==> flow/design.v <==
`timescale 1ns / 1ps
module apb_master #(parameter DATA_WIDTH = 32, parameter ADDR_WIDTH = 32) (
		output 					PSEL,
		output 					PENABLE,
		output  [ADDR_WIDTH-1:0] PADDR,
		output  [DATA_WIDTH-1:0]	PWRDATA,
		output  					PWRITE,
		output  [DATA_WIDTH-1:0]	PRDATA_o,
		input  [DATA_WIDTH-1:0]	PRDATA,
		input  [DATA_WIDTH-1:0] data_i,
		input  [ADDR_WIDTH-1:0]	addr_i,
		input 					PCLK,
		input 					PRESETn,
		input 					PREADY,
		input 					evnt_trig_i,
		input 					pwrite_i
);
parameter IDLE = 2'd0;
parameter SETUP = 2'd1;
parameter ACCESS = 2'd2;
reg [1:0]	state, next_state;
always@(posedge PCLK) begin
	if(!PRESETn)
		state <= IDLE ;
	else
		state <= next_state ;
end
always@(*) begin
	case(state)
		IDLE : begin
			if (evnt_trig_i)
				next_state <= SETUP ;
			else 
				next_state <= IDLE;
		end
		SETUP : next_state <= ACCESS;
		ACCESS : begin
			if(PREADY)
				next_state <= IDLE ;
			else 
				next_state <= ACCESS ;
		end
		default : next_state <= IDLE ;
	endcase
end
assign PSEL = PRESETn ? (state != IDLE) : 1'b0;
assign PENABLE = (state == ACCESS) ;
assign PWRITE = pwrite_i;
assign PWRDATA = data_i;
assign PADDR = addr_i;
assign PRDATA_o = PRDATA;
endmodule
`timescale 1ns / 1ps
module APB_slave #( parameter DATA_WIDTH = 32, parameter ADDR_WIDTH = 32)(
    output  reg [DATA_WIDTH-1:0] PRDATA,
    output                       PREADY_o,
    input                    PREADY,
    input   [DATA_WIDTH-1:0] PWRDATA, 
    input   [ADDR_WIDTH-1:0] PADDR,
    input                    PCLK,
    input                    PRESETn,
    input                    PWRITE,
    input                    PENABLE,
    input                    PSEL
    );
    parameter  IDLE   = 2'd0, SETUP = 2'd1, ACCESS =2'd2;
    reg [DATA_WIDTH-1:0]    APB_MEM [ADDR_WIDTH-1:0];
    reg [1:0] prsnt_state , next_state ;
    always@(posedge PCLK , negedge PRESETn) begin   
        if(!PRESETn)
            prsnt_state <= IDLE ;
        else 
            prsnt_state <= next_state ;
    end
   always@(* ) begin
        next_state <= prsnt_state;
        case (prsnt_state)
            IDLE : begin
                if(PSEL )
                    next_state <= SETUP;        
                else 
                    next_state <= IDLE;
            end
            SETUP : begin
                if(PENABLE)
                    next_state <= ACCESS;
                else 
                    next_state <= IDLE;
            end
            ACCESS : begin
                if(PREADY) begin
                    if(!PSEL) 
                        next_state <= IDLE ;
                    else
                        next_state <= SETUP ;
                end
                else 
                    next_state <= ACCESS;
            end
            default : next_state <= IDLE;
        endcase
   end
   always@(*) begin
         if(!PRESETn)
            PRDATA = 32'd0;
         else begin
            if((next_state == ACCESS) && !PWRITE && (PADDR < ADDR_WIDTH))
                PRDATA = APB_MEM[PADDR];
            else 
                PRDATA = 32'd0;    
         end
   end
   always@(posedge PCLK) begin
         if((next_state == ACCESS) && PWRITE && (PADDR < ADDR_WIDTH))
            APB_MEM[PADDR] <= PWRDATA ;
   end
   assign PREADY_o = PREADY ;
endmodule
`timescale 1ns / 1ps
module apb_top #(parameter DATA_WIDTH = 32 , parameter ADDR_WIDTH = 32) (
		output [DATA_WIDTH-1:0]	PRDATA_o,
		input 					PCLK_i,
		input 					PRESETn_i,
		input [DATA_WIDTH-1:0]	PWRDATA_i,
		input [ADDR_WIDTH-1:0]	PADDR_i,
		input 					PWRITE_i,
		input 					PREADY_i,
		input 					EVENT_i
);
	wire [DATA_WIDTH-1:0]	p_rd_intr, pwrdata_intr, paddr_intr;
	wire 					p_ready_intr, psel_intr, pena_intr, pwrite_intr;				
	apb_master  #(.DATA_WIDTH(DATA_WIDTH), .ADDR_WIDTH(ADDR_WIDTH))  master_inst(
		.PCLK(PCLK_i),
		.PRESETn(PRESETn_i),
		.evnt_trig_i(EVENT_i),
		.data_i(PWRDATA_i),
		.addr_i(PADDR_i),
		.pwrite_i(PWRITE_i),
		.PRDATA(p_rd_intr),
		.PREADY(p_ready_intr),
		.PSEL(psel_intr),
		.PENABLE(pena_intr),
		.PADDR(paddr_intr),
		.PWRDATA(pwrdata_intr),
		.PWRITE(pwrite_intr),
		.PRDATA_o(PRDATA_o)
	);
	APB_slave #(.DATA_WIDTH(DATA_WIDTH), .ADDR_WIDTH(ADDR_WIDTH)) slave_inst(
		.PREADY(PREADY_i),
		.PWRDATA(pwrdata_intr), 
		.PADDR(paddr_intr),
		.PCLK(PCLK_i),
		.PRESETn(PRESETn_i),
		.PWRITE(pwrite_intr),
		.PENABLE(pena_intr),
		.PSEL(psel_intr),
		.PRDATA(p_rd_intr),
		.PREADY_o(p_ready_intr)
	);
endmodule
==> Step by step through the tools: apb_top <==
Tool output for the design above, in the order of the flow.
Line numbers count from 1 in the design file above.
Library cell names are shortened.
{ "inputs": {"design": "apb_top", "clk_port": "PCLK_i", "cell_library": "sky130hd", "corner": "tt_025C_1v80"} }

==> Word level <==
Yosys after proc, flatten, opt, wreduce and memory -nomap, before mapping. Enables and synchronous resets that opt folds into registers are not counted as muxes. Memory bits, and registers merged into a memory's read port (data or address), are not among the register bits. Print and check cells are not counted. Equal cells are merged and count once.
Yosys's memory passes give these memory sizes; they may raise the number of words (mostly to a power of two), join words into wider ones and drop unused or constant bits.
{ "op_classes": {"add_sub_neg": 0, "mul": 0, "div": 0, "cmp": 1, "n_eq": 5, "shifts": 0, "mux": 13, "n_logic": 0, "n_reduce_logical": 8} }
{ "op_table": {"columns": ["operator", "count"], "rows": [
  ["32-bit two-way mux", 3],
  ["32-bit by 6-bit < comparator with 1-bit output with constant B", 1],
  ["2-bit parallel mux with 3-bit select", 2],
  ["2-bit equality test with constant B", 3],
  ["2-bit two-way mux", 3],
  ["5-bit two-way mux", 1],
  ["1-bit logical AND", 4],
  ["2-bit by 1-bit equality test with 1-bit output with constant B", 2],
  ["2-bit zero test", 2],
  ["1-bit two-way mux", 4],
  ["2-bit nonzero test", 1],
  ["1-bit zero test", 1]
]} }
{ "word_totals": {"reg_bits": 4, "latch_bits": 0, "mem_bits_rw": 1024, "romBits": 0, "clocked_rd_ports_x_width": 0, "n_memories": 1, "input_bits": 69, "word_cells": 30} }
{ "memory_table": {"columns": ["memory", "size", "word_bits", "read_ports", "write_ports", "line_no", "source"], "rows": [
  ["slave_inst.APB_MEM", 32, 32, 1, 1, 67, "reg [DATA_WIDTH-1:0]    APB_MEM [ADDR_WIDTH-1:0];"]
]} }

==> Depth <==
Depth = most cells in a row (Yosys ltp): at word level without a register or memory, in the mapped netlist without a sequential cell, where the memories' decode and read muxes count.
{ "logic_depth": {"word_depth": 10, "ABC_AREA": 0, "ltp_mapped": 9, "mapped_depth_nobuf": 5} }

==> Netlist <==
Source: synth_stat.txt of the flow (Yosys; design flattened, memories mapped). It holds for the ABC_AREA given above (unset counts as 0); a run with the other value may have another netlist.
The area totals of this step are shown rounded.
{ "by_type": {"columns": ["cell_type", "count"], "rows": [
  ["edfxtp_1", 1024],
  ["mux2i_1", 374],
  ["mux4_2", 67],
  ["a22oi_1", 75],
  ["a221oi_1", 56],
  ["a22o_1", 56],
  ["nor4b_2", 30],
  ["buf_2", 67],
  ["nor4_1", 39],
  ["clkbuf_1", 43],
  ["nand3_1", 31],
  ["o21ai_0", 29],
  ["nor2_1", 37],
  ["dfrtp_1", 2],
  ["o22ai_1", 8],
  ["mux2_2", 4],
  ["dfxtp_1", 2],
  ["nor4bb_1", 4]
]} }
Not listed: further types 26, cells in them 62.
{ "mapped": {"stdcells": 2010, "synth_area_mm2": 0.03984, "ffs": 1029, "buffers": 121} }
By module: a second synthesis without flattening, with its own total; a netlist apart from the flattened one above.
{ "hier_totals": {"cells_unflattened": 1974, "hier_area_mm2": 0.04015} }
Rows give one instance, submodules left out.
{ "by_module": {"columns": ["mod", "instances", "cells", "mod_area_mm2"], "rows": [
  ["APB_slave", 1, 1868, 0.03934],
  ["apb_master", 1, 106, 0.0008145],
  ["apb_top", 1, 0, 0]
]} }

==> Timing after synthesis <==
Path of least setup slack by OpenSTA after synthesis, without wires, with an ideal clock, recovery checks aside; 20% of the period is set as input and as output delay. Where synthesis merged equal registers, the netlist keeps one of their names.
{ "synth_path": {"path_kind": "input -> register", "startpoint": "input port PADDR_i[17]", "endpoint": "memory slave_inst.APB_MEM[15][0]", "tclk_ns": 6.0, "input_delay_ns": 1.200, "setup_time_ns": 0.502, "launch_ns": 1.200, "arrival_ns": 5.499, "required_time_ns": 5.498, "setup_slack_ns": -0.001, "path_delay_ns": 4.801, "stages": 6, "path_buffers": 2, "synth_period_reached_ns": 6.001} }
"path_delay_ns" = arrival - input delay + setup time.
"stages" counts driving pins, that of a launching flip-flop among them; a cell with two outputs on the path counts twice.
"synth_period_reached_ns" = period - worst setup slack (recovery checks aside). The figure is calculated, with input and output delays left at 20% of the set period.
The rows between start and end are the longest chain of elaborated cells between them; the timing report does not say that the signal goes this way. Where chains are equally long, one stands for them.
Each line given opens the expression or statement behind the cell; cells for indexed reads and writes are added by Yosys, which also makes memories of some case tables.
Only ways into the end's enable, where the timed path ends, are counted here.
{ "synth_via": {"cell_sequence": "nor4_1 nand2_1 or4_1 buf_2 clkbuf_1 nor4_1", "elab_chain_len": 3, "cone_cells": 4, "cone_classes": "1 x compare; 2 x mux; 1 x reduce/logical"} }
{ "synth_rtl": {"columns": ["element", "line_no", "source"], "rows": [
  ["from (decl)", 125, "input [ADDR_WIDTH-1:0] PADDR_i,"],
  ["32-bit by 6-bit < comparator with 1-bit output", 114, "if((next_state == ACCESS) && PWRITE && (PADDR < ADDR_WIDTH))"],
  ["1-bit logical AND", 114, null],
  ["5-bit two-way mux", 114, null],
  ["to (decl)", 67, "reg [DATA_WIDTH-1:0]    APB_MEM [ADDR_WIDTH-1:0];"]
]} }

==> Worst path after layout <==
Path of least setup slack in the final report of flow run 1 (OpenROAD, finished layout, wires in). Where an end is a register, its clock arrival counts in the times.
{ "layout_path": {"path_kind": "input -> output", "startpoint": "input port PADDR_i[11]", "endpoint": "output port PRDATA_o[29]", "tclk_ns": 4.52, "input_delay_ns": 0.90, "output_delay_ns": 0.90, "launch_ns": 0.90, "arrival_ns": 3.33, "required_time_ns": 3.62, "setup_slack_ns": 0.29, "stages": 12, "path_buffers": 8} }
The rows between start and end are the longest chain of elaborated cells between them; the timing report does not say that the signal goes this way. Where chains are equally long, one stands for them.
{ "layout_via": {"cell_sequence": "clkdlybuf4s50_1 nor4_2 nand4_1 nor4_4 buf_6 buf_12 buf_6 buf_12 buf_8 buf_12 nor4b_4 buf_2", "elab_chain_len": 4, "cone_cells": 4, "cone_classes": "1 x compare; 2 x mux; 1 x reduce/logical"} }
{ "layout_rtl": {"columns": ["element", "line_no", "source"], "rows": [
  ["from (decl)", 125, "input [ADDR_WIDTH-1:0] PADDR_i,"],
  ["32-bit by 6-bit < comparator with 1-bit output", 107, "if((next_state == ACCESS) && !PWRITE && (PADDR < ADDR_WIDTH))"],
  ["1-bit logical AND", 107, null],
  ["32-bit two-way mux", 107, null],
  ["32-bit two-way mux", 104, "if(!PRESETn)"],
  ["to (decl)", 121, "output [DATA_WIDTH-1:0] PRDATA_o,"]
]} }

4 stored runs of apb_top in the flow (synthesis by Yosys, layout by OpenROAD, sky130hd cells), in arbitrary order. Constraints: input delay and output delay 20% of the set period each, output load 0.01 pF.
By "period_reached_ns" is meant the clock period of the run minus its worst setup slack. This is arithmetic on one report: input and output delays are still those of the set period (20% each).
"worst_path_ns" means the part of the period allowed to the worst setup path (the constraints hold back 20% at inputs and 20% at outputs) less its slack; where the path has registers, the arrival times of their clocks count too.
"total_power_uw": no workload was simulated; the value follows from the tool's default switching activity.
Measured values are rounded.

Flow run 1
==> flow/run.sh <==
#!/bin/bash
# the make line also repeats the synthesis and layout settings of config.mk as NAME=value (left out here)
make -C /OpenROAD-flow-scripts/flow DESIGN_CONFIG=/design/flow/config.mk WORK_HOME=/design/flow/orfs CLKGATE_MAP_FILE= finish
==> flow/config.mk <==
export PLATFORM = sky130hd
export DESIGN_NAME = apb_top
export DESIGN_NICKNAME = apb_top
export VERILOG_FILES = /design/flow/design.v
export SDC_FILE = /design/flow/constraint.sdc
export NUM_CORES = 4
export LEC_CHECK = 0
export CAP_MARGIN = 20
export CELL_PAD_IN_SITES_GLOBAL_PLACEMENT = 0
export CORE_MARGIN = 2
export CORE_UTILIZATION = 36
export MAX_ROUTING_LAYER = met5
export PLACE_DENSITY = 0.75
export SETUP_SLACK_MARGIN = 1.06
export SLEW_MARGIN = 20
==> flow/constraint.sdc <==
create_clock -name core_clock -period 4.52 [get_ports {PCLK_i}]
set_input_delay 0.9040 -clock core_clock [delete_from_list [all_inputs] [get_ports {PCLK_i}]]
set_output_delay 0.9040 -clock core_clock [all_outputs]
set_load 0.01 [all_outputs]

==> results of flow run 1, as JSON <==
{
  "fin_ws_ns": 0.288,
  "worst_path_ns": 2.42,
  "worst_setup_path_type": "input -> output",
  "final_cell_area_mm2": 0.04926,
  "total_power_uw": 19110,
  "finish.utilization_pct": 44.7,
  "setupTns_ns": 0.000,
  "post_synth_area_mm2": 0.03984,
  "die_area_mm2": 0.1134,
  "period_reached_ns": 4.232
}

Flow run 2
==> flow/run.sh <==
#!/bin/bash
# the make line also repeats the synthesis and layout settings of config.mk as NAME=value (left out here)
make -C /OpenROAD-flow-scripts/flow DESIGN_CONFIG=/design/flow/config.mk WORK_HOME=/design/flow/orfs CLKGATE_MAP_FILE= finish
==> flow/config.mk <==
export PLATFORM = sky130hd
export DESIGN_NAME = apb_top
export DESIGN_NICKNAME = apb_top
export VERILOG_FILES = /design/flow/design.v
export SDC_FILE = /design/flow/constraint.sdc
export NUM_CORES = 4
export LEC_CHECK = 0
export ABC_AREA = 1
export CAP_MARGIN = 20
export CELL_PAD_IN_SITES_DETAIL_PLACEMENT = 0
export CELL_PAD_IN_SITES_GLOBAL_PLACEMENT = 3
export CORE_ASPECT_RATIO = 0.75
export CORE_MARGIN = 2
export CORE_UTILIZATION = 40
export CTS_CLUSTER_DIAMETER = 127
export CTS_CLUSTER_SIZE = 47
export GPL_ROUTABILITY_DRIVEN = 0
export GPL_TIMING_DRIVEN = 0
export PLACE_DENSITY = 0.91
export SETUP_SLACK_MARGIN = 0.63
export SLEW_MARGIN = 20
export TNS_END_PERCENT = 60
==> flow/constraint.sdc <==
create_clock -name core_clock -period 6.0 [get_ports {PCLK_i}]
set_input_delay 1.2000 -clock core_clock [delete_from_list [all_inputs] [get_ports {PCLK_i}]]
set_output_delay 1.2000 -clock core_clock [all_outputs]
set_load 0.01 [all_outputs]

==> results of flow run 2, as JSON <==
{
  "period_reached_ns": 5.323,
  "setupTns_ns": 0.000,
  "fin_ws_ns": 0.677,
  "worst_path_ns": 2.92,
  "worst_setup_path_type": "input -> output",
  "total_power_uw": 11930,
  "die_area_mm2": 0.1141,
  "finish.utilization_pct": 45.5,
  "final_cell_area_mm2": 0.05003,
  "post_synth_area_mm2": 0.04455
}

Flow run 3
==> flow/run.sh <==
#!/bin/bash
# the make line also repeats the synthesis and layout settings of config.mk as NAME=value (left out here)
make -C /OpenROAD-flow-scripts/flow DESIGN_CONFIG=/design/flow/config.mk WORK_HOME=/design/flow/orfs CLKGATE_MAP_FILE= finish
==> flow/config.mk <==
export PLATFORM = sky130hd
export DESIGN_NAME = apb_top
export DESIGN_NICKNAME = apb_top
export VERILOG_FILES = /design/flow/design.v
export SDC_FILE = /design/flow/constraint.sdc
export NUM_CORES = 4
export LEC_CHECK = 0
export CAP_MARGIN = 20
export CELL_PAD_IN_SITES_GLOBAL_PLACEMENT = 2
export CORE_ASPECT_RATIO = 1.43
export CORE_MARGIN = 6
export CORE_UTILIZATION = 50
export CTS_CLUSTER_SIZE = 89
export GPL_ROUTABILITY_DRIVEN = 1
export HOLD_SLACK_MARGIN = -0.05
export MIN_ROUTING_LAYER = met1
export PLACE_DENSITY_LB_ADDON = 0.3
export SLEW_MARGIN = 30
export TNS_END_PERCENT = 100
==> flow/constraint.sdc <==
create_clock -name core_clock -period 4.83 [get_ports {PCLK_i}]
set_input_delay 0.9660 -clock core_clock [delete_from_list [all_inputs] [get_ports {PCLK_i}]]
set_output_delay 0.9660 -clock core_clock [all_outputs]
set_load 0.01 [all_outputs]

==> results of flow run 3, as JSON <==
{
  "post_synth_area_mm2": 0.03984,
  "period_reached_ns": 4.726,
  "total_power_uw": 18020,
  "final_cell_area_mm2": 0.04688,
  "worst_path_ns": 2.79,
  "worst_setup_path_type": "input -> output",
  "finish.utilization_pct": 59.5,
  "die_area_mm2": 0.08671,
  "fin_ws_ns": 0.104,
  "setupTns_ns": 0.000
}

Flow run 4
==> flow/run.sh <==
#!/bin/bash
# the make line also repeats the synthesis and layout settings of config.mk as NAME=value (left out here)
make -C /OpenROAD-flow-scripts/flow DESIGN_CONFIG=/design/flow/config.mk WORK_HOME=/design/flow/orfs CLKGATE_MAP_FILE= finish
==> flow/config.mk <==
export PLATFORM = sky130hd
export DESIGN_NAME = apb_top
export DESIGN_NICKNAME = apb_top
export VERILOG_FILES = /design/flow/design.v
export SDC_FILE = /design/flow/constraint.sdc
export NUM_CORES = 4
export LEC_CHECK = 0
export ABC_AREA = 1
export CAP_MARGIN = 10
export CELL_PAD_IN_SITES_DETAIL_PLACEMENT = 1
export CELL_PAD_IN_SITES_GLOBAL_PLACEMENT = 3
export CORE_ASPECT_RATIO = 1.43
export CORE_MARGIN = 6
export CORE_UTILIZATION = 50
export CTS_CLUSTER_DIAMETER = 42
export CTS_CLUSTER_SIZE = 20
export GPL_ROUTABILITY_DRIVEN = 1
export GPL_TIMING_DRIVEN = 1
export HOLD_SLACK_MARGIN = -0.05
export MIN_ROUTING_LAYER = met2
export PLACE_DENSITY = 0.61
export SLEW_MARGIN = 30
export TNS_END_PERCENT = 100
==> flow/constraint.sdc <==
create_clock -name core_clock -period 4.83 [get_ports {PCLK_i}]
set_input_delay 0.9660 -clock core_clock [delete_from_list [all_inputs] [get_ports {PCLK_i}]]
set_output_delay 0.9660 -clock core_clock [all_outputs]
set_load 0.01 [all_outputs]

==> results of flow run 4, as JSON <==
{
  "outcome": "not finished: placement ended with error GPL-0301"
}
